==> flow/design.v <==
`timescale 1ns / 1ps
module mac #(
	  parameter N = 16
    )(
    input clk,rst,ce,
    input [N-1:0] a,
    input [N-1:0] b,
    input [N-1:0] c,
    output reg [N-1:0] p
    );
always@(posedge clk)
 begin
    if(rst)
    begin
        p<=0;
    end
    else if(ce)
    begin
        p <= (a*b+c);
    end
 end
endmodule
module variable_shift_reg #(parameter width = 8, parameter size = 3) (
input clk,
input ce,
input rst,
input [width-1:0] data_in,
output [width-1:0] data_out
);
reg [width-1:0] sr [size-1:0];
generate
genvar i;
for(i = 0;i < size;i = i + 1)
begin
    always@(posedge clk)
    begin
        if(rst)
        begin
            sr[i] <= 'd0;
        end
        else
        begin
            if(ce)
            begin
                if(i == 'd0)
                begin
                    sr[i] <= data_in;
                end
                else
                begin
                    sr[i] <= sr[i-1];
                end
            end
        end
    end
end
endgenerate
assign data_out = sr[size-1];
endmodule
module convolver #(
parameter n = 9'h010,
parameter k = 9'h003,
parameter s = 1,
parameter N = 16
)(
input clk,
input ce,
input global_rst,
input [N-1:0] activation,
input [(k*k)*16-1:0] weight1,
output[N-1:0] conv_op,
output valid_conv,
output end_conv
);
reg [31:0] count,count2,count3,row_count;
reg en1,en2,en3;
wire [15:0] tmp [k*k+1:0];
wire [15:0] weight [0:k*k-1];
generate
	genvar l;
	for(l=0;l<k*k;l=l+1)
	begin
      assign weight [l][N-1:0] = weight1[N*l +: N];
	end
endgenerate
assign tmp[0] = 32'h0000000;
generate
genvar i;
  for(i = 0;i<k*k;i=i+1)
  begin: MAC
    if((i+1)%k ==0)
    begin
      if(i==k*k-1)
      begin
      mac #(.N(N)) mac(
        .clk(clk),
        .ce(ce),
        .rst(global_rst),
        .a(activation),
        .b(weight[i]),
        .c(tmp[i]),
        .p(conv_op)
        );
      end
      else
      begin
      wire [N-1:0] tmp2;
      mac #(.N(N)) mac(
        .clk(clk),
        .ce(ce),
        .rst(global_rst),
        .a(activation),
        .b(weight[i]),
        .c(tmp[i]),
        .p(tmp2)
        );
      variable_shift_reg #(.width(N),.size(n-k)) SR (
          .clk(clk),
          .ce(ce),
          .rst(global_rst),
          .data_in(tmp2),
          .data_out(tmp[i+1])
          );
      end
    end
    else
    begin
   mac #(.N(N)) mac2(
      .clk(clk),
      .ce(ce),
      .rst(global_rst),
      .a(activation),
      .b(weight[i]),
      .c(tmp[i]),
      .p(tmp[i+1])
      );
    end
  end
endgenerate
always@(posedge clk)
begin
  if(global_rst)
  begin
    count <=0;
    count2<=0;
    count3<=0;
    row_count <= 0;
    en1<=0;
    en2<=1;
    en3<=0;
  end
  else if(ce)
  begin
    if(count == (k-1)*n+k-1)
    begin
      en1 <= 1'b1;
      count <= count+1'b1;
    end
    else
    begin
      count<= count+1'b1;
    end
  if(en1 && en2)
  begin
    if(count2 == n-k)
    begin
      count2 <= 0;
      en2 <= 0 ;
      row_count <= row_count + 1'b1;
    end
    else
    begin
      count2 <= count2 + 1'b1;
    end
  end
  if(~en2)
  begin
  if(count3 == k-2)
  begin
    count3<=0;
    en2 <= 1'b1;
  end
  else
    count3 <= count3 + 1'b1;
  end
  if((((count2 + 1) % s == 0) && (row_count % s == 0))||(count3 == k-2)&&(row_count % s == 0)||(count == (k-1)*n+k-1))
  begin
    en3 <= 1;
  end
  else
    en3 <= 0;
  end
end
	assign end_conv = (count>= n*n+2) ? 1'b1 : 1'b0;
	assign valid_conv = (en1&&en2&&en3);
endmodule
Wiki page: convolver / tool data

Reports on convolver
Each step is given for the RTL above and for the edited RTL.
"original" refers to lines of the RTL above, "edited" to lines of the edited file.
"difference": "edited" minus "original" as printed here.
Operators carry their Yosys type and port widths (W data, S select, Z words).
A cell with - has no value.
Design
  design top: convolver
  clock port: clk
  library: sky130hd
  corner: tt_025C_1v80

Edit of the RTL
The edit as a unified diff against the file above.
This change comes from a script, not from a designer. The edited design behaves differently; no optimisation was intended.
begin of diff
@@ -106,4 +106,5 @@
       begin
       wire [N-1:0] tmp2;
+      wire [N-1:0] tmp2_0, tmp2_1;
       mac #(.N(N)) mac(
         .clk(clk),
@@ -113,6 +114,9 @@
         .b(weight[i]),
         .c(tmp[i]),
-        .p(tmp2)
+        .p(tmp2_0)
         );
+      mac #(.N(N)) mac_twin (.clk(clk), .ce(ce), .rst(global_rst), .a(activation), .b(weight[i]),
+          .c(~(tmp[i])), .p(tmp2_1));
+      assign tmp2 = tmp2_0 ^ tmp2_1;
       variable_shift_reg #(.width(N),.size(n-k)) SR (
           .clk(clk),
end of diff

After elaboration
Counts by Yosys on the flattened word-level netlist (proc, flatten, opt, wreduce). Print and check cells are left out. Cells with the same type and inputs are merged into one.
Cells by class
  add/sub/neg operators: original 11, edited 13, difference +2
  multipliers: original 9, edited 9, difference 0
  magnitude comparators: original 1, edited 1, difference 0
  equality and inequality tests: original 3, edited 3, difference 0
  multiplexer cells: original 7, edited 7, difference 0
  bitwise operators: original 1, edited 5, difference +4
  reductions and logical operators: original 5, edited 5, difference 0
Operator list
  $add A16 B16 Y16: original 8, edited 10, difference +2
  $not A16 Y16: original 0, edited 2, difference +2
  $xor A16 B16 Y16: original 0, edited 2, difference +2
Operator kinds equal on both sides are left out: 11.
Word-level totals
  register bits after elaboration: original 659, edited 691, difference +32
  output and inout bits: original 18, edited 18, difference 0

Longest topological paths
Longest topological path by Yosys (ltp), each cell counted once; first at word level (registers and memories cut), then after technology mapping (sequential cells cut; the memories' decode and read muxes count).
Logic depth
  depth after elaboration: original 5, edited 5, difference 0
  ABC_AREA: original 0, edited 0
  mapped depth: original 25, edited 31, difference +6
  mapped depth without buffers: original 22, edited 27, difference +5

After synthesis
Source: synth_stat.txt of the flow (Yosys; design flattened, memories mapped). It holds for the ABC_AREA given above (unset counts as 0); a run with the other value may have another netlist.
Cell types
  sky130_fd_sc_hd__inv_1: original 1370, edited 1273, difference -97
  sky130_fd_sc_hd__xnor2_1: original 298, edited 391, difference +93
  sky130_fd_sc_hd__nor2_1: original 664, edited 749, difference +85
  sky130_fd_sc_hd__a211oi_1: original 14, edited 74, difference +60
  sky130_fd_sc_hd__a21oi_1: original 53, edited 110, difference +57
  sky130_fd_sc_hd__ha_1: original 471, edited 525, difference +54
  sky130_fd_sc_hd__clkbuf_1: original 246, edited 286, difference +40
  sky130_fd_sc_hd__nor3_1: original 10, edited 50, difference +40
  sky130_fd_sc_hd__dfxtp_1: original 659, edited 691, difference +32
  sky130_fd_sc_hd__buf_2: original 53, edited 23, difference -30
  sky130_fd_sc_hd__mux2i_1: original 523, edited 497, difference -26
  sky130_fd_sc_hd__or3_1: original 13, edited 39, difference +26
  sky130_fd_sc_hd__fa_1: original 832, edited 808, difference -24
  sky130_fd_sc_hd__buf_1: original 48, edited 71, difference +23
  sky130_fd_sc_hd__and3_1: original 33, edited 16, difference -17
  sky130_fd_sc_hd__nand3_1: original 43, edited 57, difference +14
  sky130_fd_sc_hd__a21o_1: original 30, edited 17, difference -13
  sky130_fd_sc_hd__xor2_1: original 129, edited 117, difference -12
Cell types equal on both sides are left out: 7.
Not every row of either side is listed.
Mapped netlist
  mapped cells: original 7097, edited 7477, difference +380
  chip area (Yosys) (µm²): original 63185.6, edited 65913.2, difference +2727.6
  sequential area (µm²): original 13192.7, edited 13833.3, difference +640.6
  flip-flops: original 659, edited 691, difference +32
  buffers: original 350, edited 383, difference +33
By module: a second synthesis without flattening, with its own total; a netlist apart from the flattened one above.
Unflattened totals
  cells (unflattened synthesis): original 7179, edited 8446, difference +1267
  area total of the unflattened synthesis (µm²): original 64262.9, edited 74776.7, difference +10513.8
Each row is one instance without its submodules.
Modules, original
  mac #(N=16): times used 9, cells 587, area 4982.3 µm²
  variable_shift_reg #(width=16, size=13): times used 2, cells 670, area 7345.8 µm²
  convolver: times used 1, cells 556, area 4730.8 µm²
Modules, edited
  mac #(N=16): times used 11, cells 587, area 4983.5 µm²
  variable_shift_reg #(width=16, size=13): times used 2, cells 670, area 7345.8 µm²
  convolver: times used 1, cells 649, area 5266.3 µm²

Worst setup path after synthesis
OpenSTA on the mapped netlist: ideal clock, no wires. The path of least setup slack (recovery checks aside). Input and output delay are each 20% of the period. Register names are those of the netlist, which keeps one name where synthesis merged equal registers.
Timing path after synthesis
  kind: original in2reg, edited in2reg
  from: original input port activation[10], edited input port activation[10]
  to: original register MAC[1].genblk1.mac2.p[14], edited register MAC[2].genblk1.genblk1.mac.p[14]
  clock period (ns): original 8.0, edited 8.0, difference 0.0
  library setup time (ns): original 0.128, edited 0.120, difference -0.008
  time at the first pin (ns): original 1.600, edited 1.600, difference 0.000
  arrival time (ns): original 6.990, edited 7.643, difference +0.653
  setup slack (ns): original 0.882, edited 0.237, difference -0.645
  path delay (ns): original 5.518, edited 6.163, difference +0.645
  stages on the path: original 25, edited 23, difference -2
  path buffers: original 3, edited 4, difference +1
  synthesis period reached (ns): original 7.118, edited 7.763, difference +0.645
"path delay" = arrival - input delay + setup time.
"stages on the path": output pins that drive a net of the path, with the launching flip-flop's if there is one; two outputs of one cell count as two.
"synthesis period reached" = period - worst setup slack (recovery checks aside). The figure is calculated, with input and output delays left at 20% of the set period.
Between the ends stands the longest chain of elaborated cells between them, by number of cells; it is not shown to be the way that was timed. Of several equally long chains one is given.
Each line given opens the expression or statement behind the cell; cells for indexed reads and writes are added by Yosys, which also makes memories of some case tables.
Between the ends, after synthesis, original
  path through: sky130_fd_sc_hd__buf_2 > sky130_fd_sc_hd__buf_2 > sky130_fd_sc_hd__clkbuf_1 > sky130_fd_sc_hd__and2_1 > sky130_fd_sc_hd__fa_1 > sky130_fd_sc_hd__inv_1 > sky130_fd_sc_hd__fa_1 > sky130_fd_sc_hd__inv_1 > sky130_fd_sc_hd__fa_1 > sky130_fd_sc_hd__inv_1 > sky130_fd_sc_hd__fa_1 > sky130_fd_sc_hd__inv_1 > sky130_fd_sc_hd__fa_1 > sky130_fd_sc_hd__inv_1 > sky130_fd_sc_hd__fa_1 > sky130_fd_sc_hd__inv_1 > sky130_fd_sc_hd__ha_1 > sky130_fd_sc_hd__and2_1 > sky130_fd_sc_hd__or2_1 > sky130_fd_sc_hd__a21oi_1 > sky130_fd_sc_hd__nor2b_1 > sky130_fd_sc_hd__a311oi_1 > sky130_fd_sc_hd__xnor2_1 > sky130_fd_sc_hd__mux2i_1 > sky130_fd_sc_hd__nor2_1
  length of the longest elaborated chain: 2
  elaborated cells between the ends (all ways): 2
  source lines of those cells: 1
RTL lines, path after synthesis, original
  start: declaration: line 69  | input [N-1:0] activation,
  $mul A16 B16 Y16: line 19  | p <= (a*b+c);
  $add A16 B16 Y16: line 19
  end: assignment: line 15  | p<=0;
  end: assignment: line 19
  end: declaration: line 9  | output reg [N-1:0] p
Between the ends, after synthesis, edited
  path through: sky130_fd_sc_hd__buf_2 > sky130_fd_sc_hd__clkbuf_1 > sky130_fd_sc_hd__clkbuf_1 > sky130_fd_sc_hd__nand2_1 > sky130_fd_sc_hd__fa_1 > sky130_fd_sc_hd__fa_1 > sky130_fd_sc_hd__fa_1 > sky130_fd_sc_hd__fa_1 > sky130_fd_sc_hd__inv_1 > sky130_fd_sc_hd__fa_1 > sky130_fd_sc_hd__inv_1 > sky130_fd_sc_hd__fa_1 > sky130_fd_sc_hd__inv_1 > sky130_fd_sc_hd__ha_1 > sky130_fd_sc_hd__and3_1 > sky130_fd_sc_hd__a211o_1 > sky130_fd_sc_hd__xor2_1 > sky130_fd_sc_hd__ha_1 > sky130_fd_sc_hd__clkbuf_1 > sky130_fd_sc_hd__inv_1 > sky130_fd_sc_hd__a221oi_1 > sky130_fd_sc_hd__nor4b_1 > sky130_fd_sc_hd__a211o_1
  length of the longest elaborated chain: 2
  elaborated cells between the ends (all ways): 2
  source lines of those cells: 1
RTL lines, path after synthesis, edited
  start: declaration: line 69  | input [N-1:0] activation,
  $mul A16 B16 Y16: line 19  | p <= (a*b+c);
  $add A16 B16 Y16: line 19
  end: assignment: line 15  | p<=0;
  end: assignment: line 19
  end: declaration: line 9  | output reg [N-1:0] p

Path in the finished layout
Path of least setup slack in the final report of the runs of pair 1 (OpenROAD, finished layout, wires in). Where an end is a register, its clock arrival counts in the times.
Timing path post-layout
  kind: original in2reg, edited in2reg
  from: original input port weight1[17], edited input port weight1[81]
  to: original register MAC[1].genblk1.mac2.p[14], edited register MAC[5].genblk1.genblk1.mac.p[14]
  clock period (ns): original 7.17, edited 7.17, difference 0.00
  library setup time (ns): original 0.07, edited 0.15, difference +0.08
  time at the first pin (ns): original 1.43, edited 1.43, difference 0.00
  arrival time (ns): original 7.22, edited 7.51, difference +0.29
  setup slack (ns): original 0.52, edited 0.22, difference -0.30
  stages on the path: original 23, edited 25, difference +2
  path buffers: original 1, edited 2, difference +1
Between the ends stands the longest chain of elaborated cells between them, by number of cells; it is not shown to be the way that was timed. Of several equally long chains one is given.
Between the ends, post-layout, original
  path through: sky130_fd_sc_hd__clkdlybuf4s50_1 > sky130_fd_sc_hd__and2_1 > sky130_fd_sc_hd__fa_1 > sky130_fd_sc_hd__inv_1 > sky130_fd_sc_hd__fa_1 > sky130_fd_sc_hd__inv_1 > sky130_fd_sc_hd__fa_1 > sky130_fd_sc_hd__inv_1 > sky130_fd_sc_hd__fa_1 > sky130_fd_sc_hd__inv_1 > sky130_fd_sc_hd__fa_1 > sky130_fd_sc_hd__inv_1 > sky130_fd_sc_hd__fa_1 > sky130_fd_sc_hd__inv_1 > sky130_fd_sc_hd__ha_1 > sky130_fd_sc_hd__and2_1 > sky130_fd_sc_hd__or2_1 > sky130_fd_sc_hd__a21oi_1 > sky130_fd_sc_hd__nor2b_1 > sky130_fd_sc_hd__a311oi_1 > sky130_fd_sc_hd__xnor2_1 > sky130_fd_sc_hd__mux2i_1 > sky130_fd_sc_hd__nor2_1
  length of the longest elaborated chain: 2
  elaborated cells between the ends (all ways): 2
  source lines of those cells: 1
RTL lines, path post-layout, original
  start: declaration: line 70  | input [(k*k)*16-1:0] weight1,
  $mul A16 B16 Y16: line 19  | p <= (a*b+c);
  $add A16 B16 Y16: line 19
  end: assignment: line 15  | p<=0;
  end: assignment: line 19
  end: declaration: line 9  | output reg [N-1:0] p
Between the ends, post-layout, edited
  path through: sky130_fd_sc_hd__clkdlybuf4s50_1 > sky130_fd_sc_hd__buf_12 > sky130_fd_sc_hd__nand2_1 > sky130_fd_sc_hd__fa_1 > sky130_fd_sc_hd__fa_1 > sky130_fd_sc_hd__inv_1 > sky130_fd_sc_hd__ha_1 > sky130_fd_sc_hd__fa_1 > sky130_fd_sc_hd__ha_1 > sky130_fd_sc_hd__inv_1 > sky130_fd_sc_hd__fa_1 > sky130_fd_sc_hd__inv_1 > sky130_fd_sc_hd__ha_1 > sky130_fd_sc_hd__o21a_1 > sky130_fd_sc_hd__o31a_1 > sky130_fd_sc_hd__o21ai_0 > sky130_fd_sc_hd__nand2b_1 > sky130_fd_sc_hd__xor2_1 > sky130_fd_sc_hd__ha_1 > sky130_fd_sc_hd__nor3_1 > sky130_fd_sc_hd__a221o_1 > sky130_fd_sc_hd__o41a_1 > sky130_fd_sc_hd__a221oi_2 > sky130_fd_sc_hd__xnor2_1 > sky130_fd_sc_hd__a211oi_2
  length of the longest elaborated chain: 2
  elaborated cells between the ends (all ways): 2
  source lines of those cells: 1
RTL lines, path post-layout, edited
  start: declaration: line 70  | input [(k*k)*16-1:0] weight1,
  $mul A16 B16 Y16: line 19  | p <= (a*b+c);
  $add A16 B16 Y16: line 19
  end: assignment: line 15  | p<=0;
  end: assignment: line 19
  end: declaration: line 9  | output reg [N-1:0] p

Flow runs
Runs of the flow (Yosys, OpenROAD) on both versions; the two runs of a pair have the same settings. The constraints put input and output delay at 20% of the set period each and load the outputs with 0.01 pF.
Settings, pair 1
  CORE_UTILIZATION: 40
  period_ns: 7.17
  CAP_MARGIN: 20
  CORE_MARGIN: 2
  SLEW_MARGIN: 20
Final reports, pair 1
  netlist area reported by Yosys (µm²): original 63185.6, edited 65913.2, difference +2727.6
  area inside the die boundary (µm²): original 161158.0, edited 168047.0, difference +6889.0
  utilization after layout: original 0.456, edited 0.463, difference +0.007
  worst setup slack after layout (ns): original 0.515, edited 0.221, difference -0.294
  total negative slack (ns): original 0.000, edited 0.000, difference 0.000
  power consumption (uW): original 28295, edited 37167, difference +8872
"power consumption": no workload was simulated; the value follows from the tool's default switching activity.
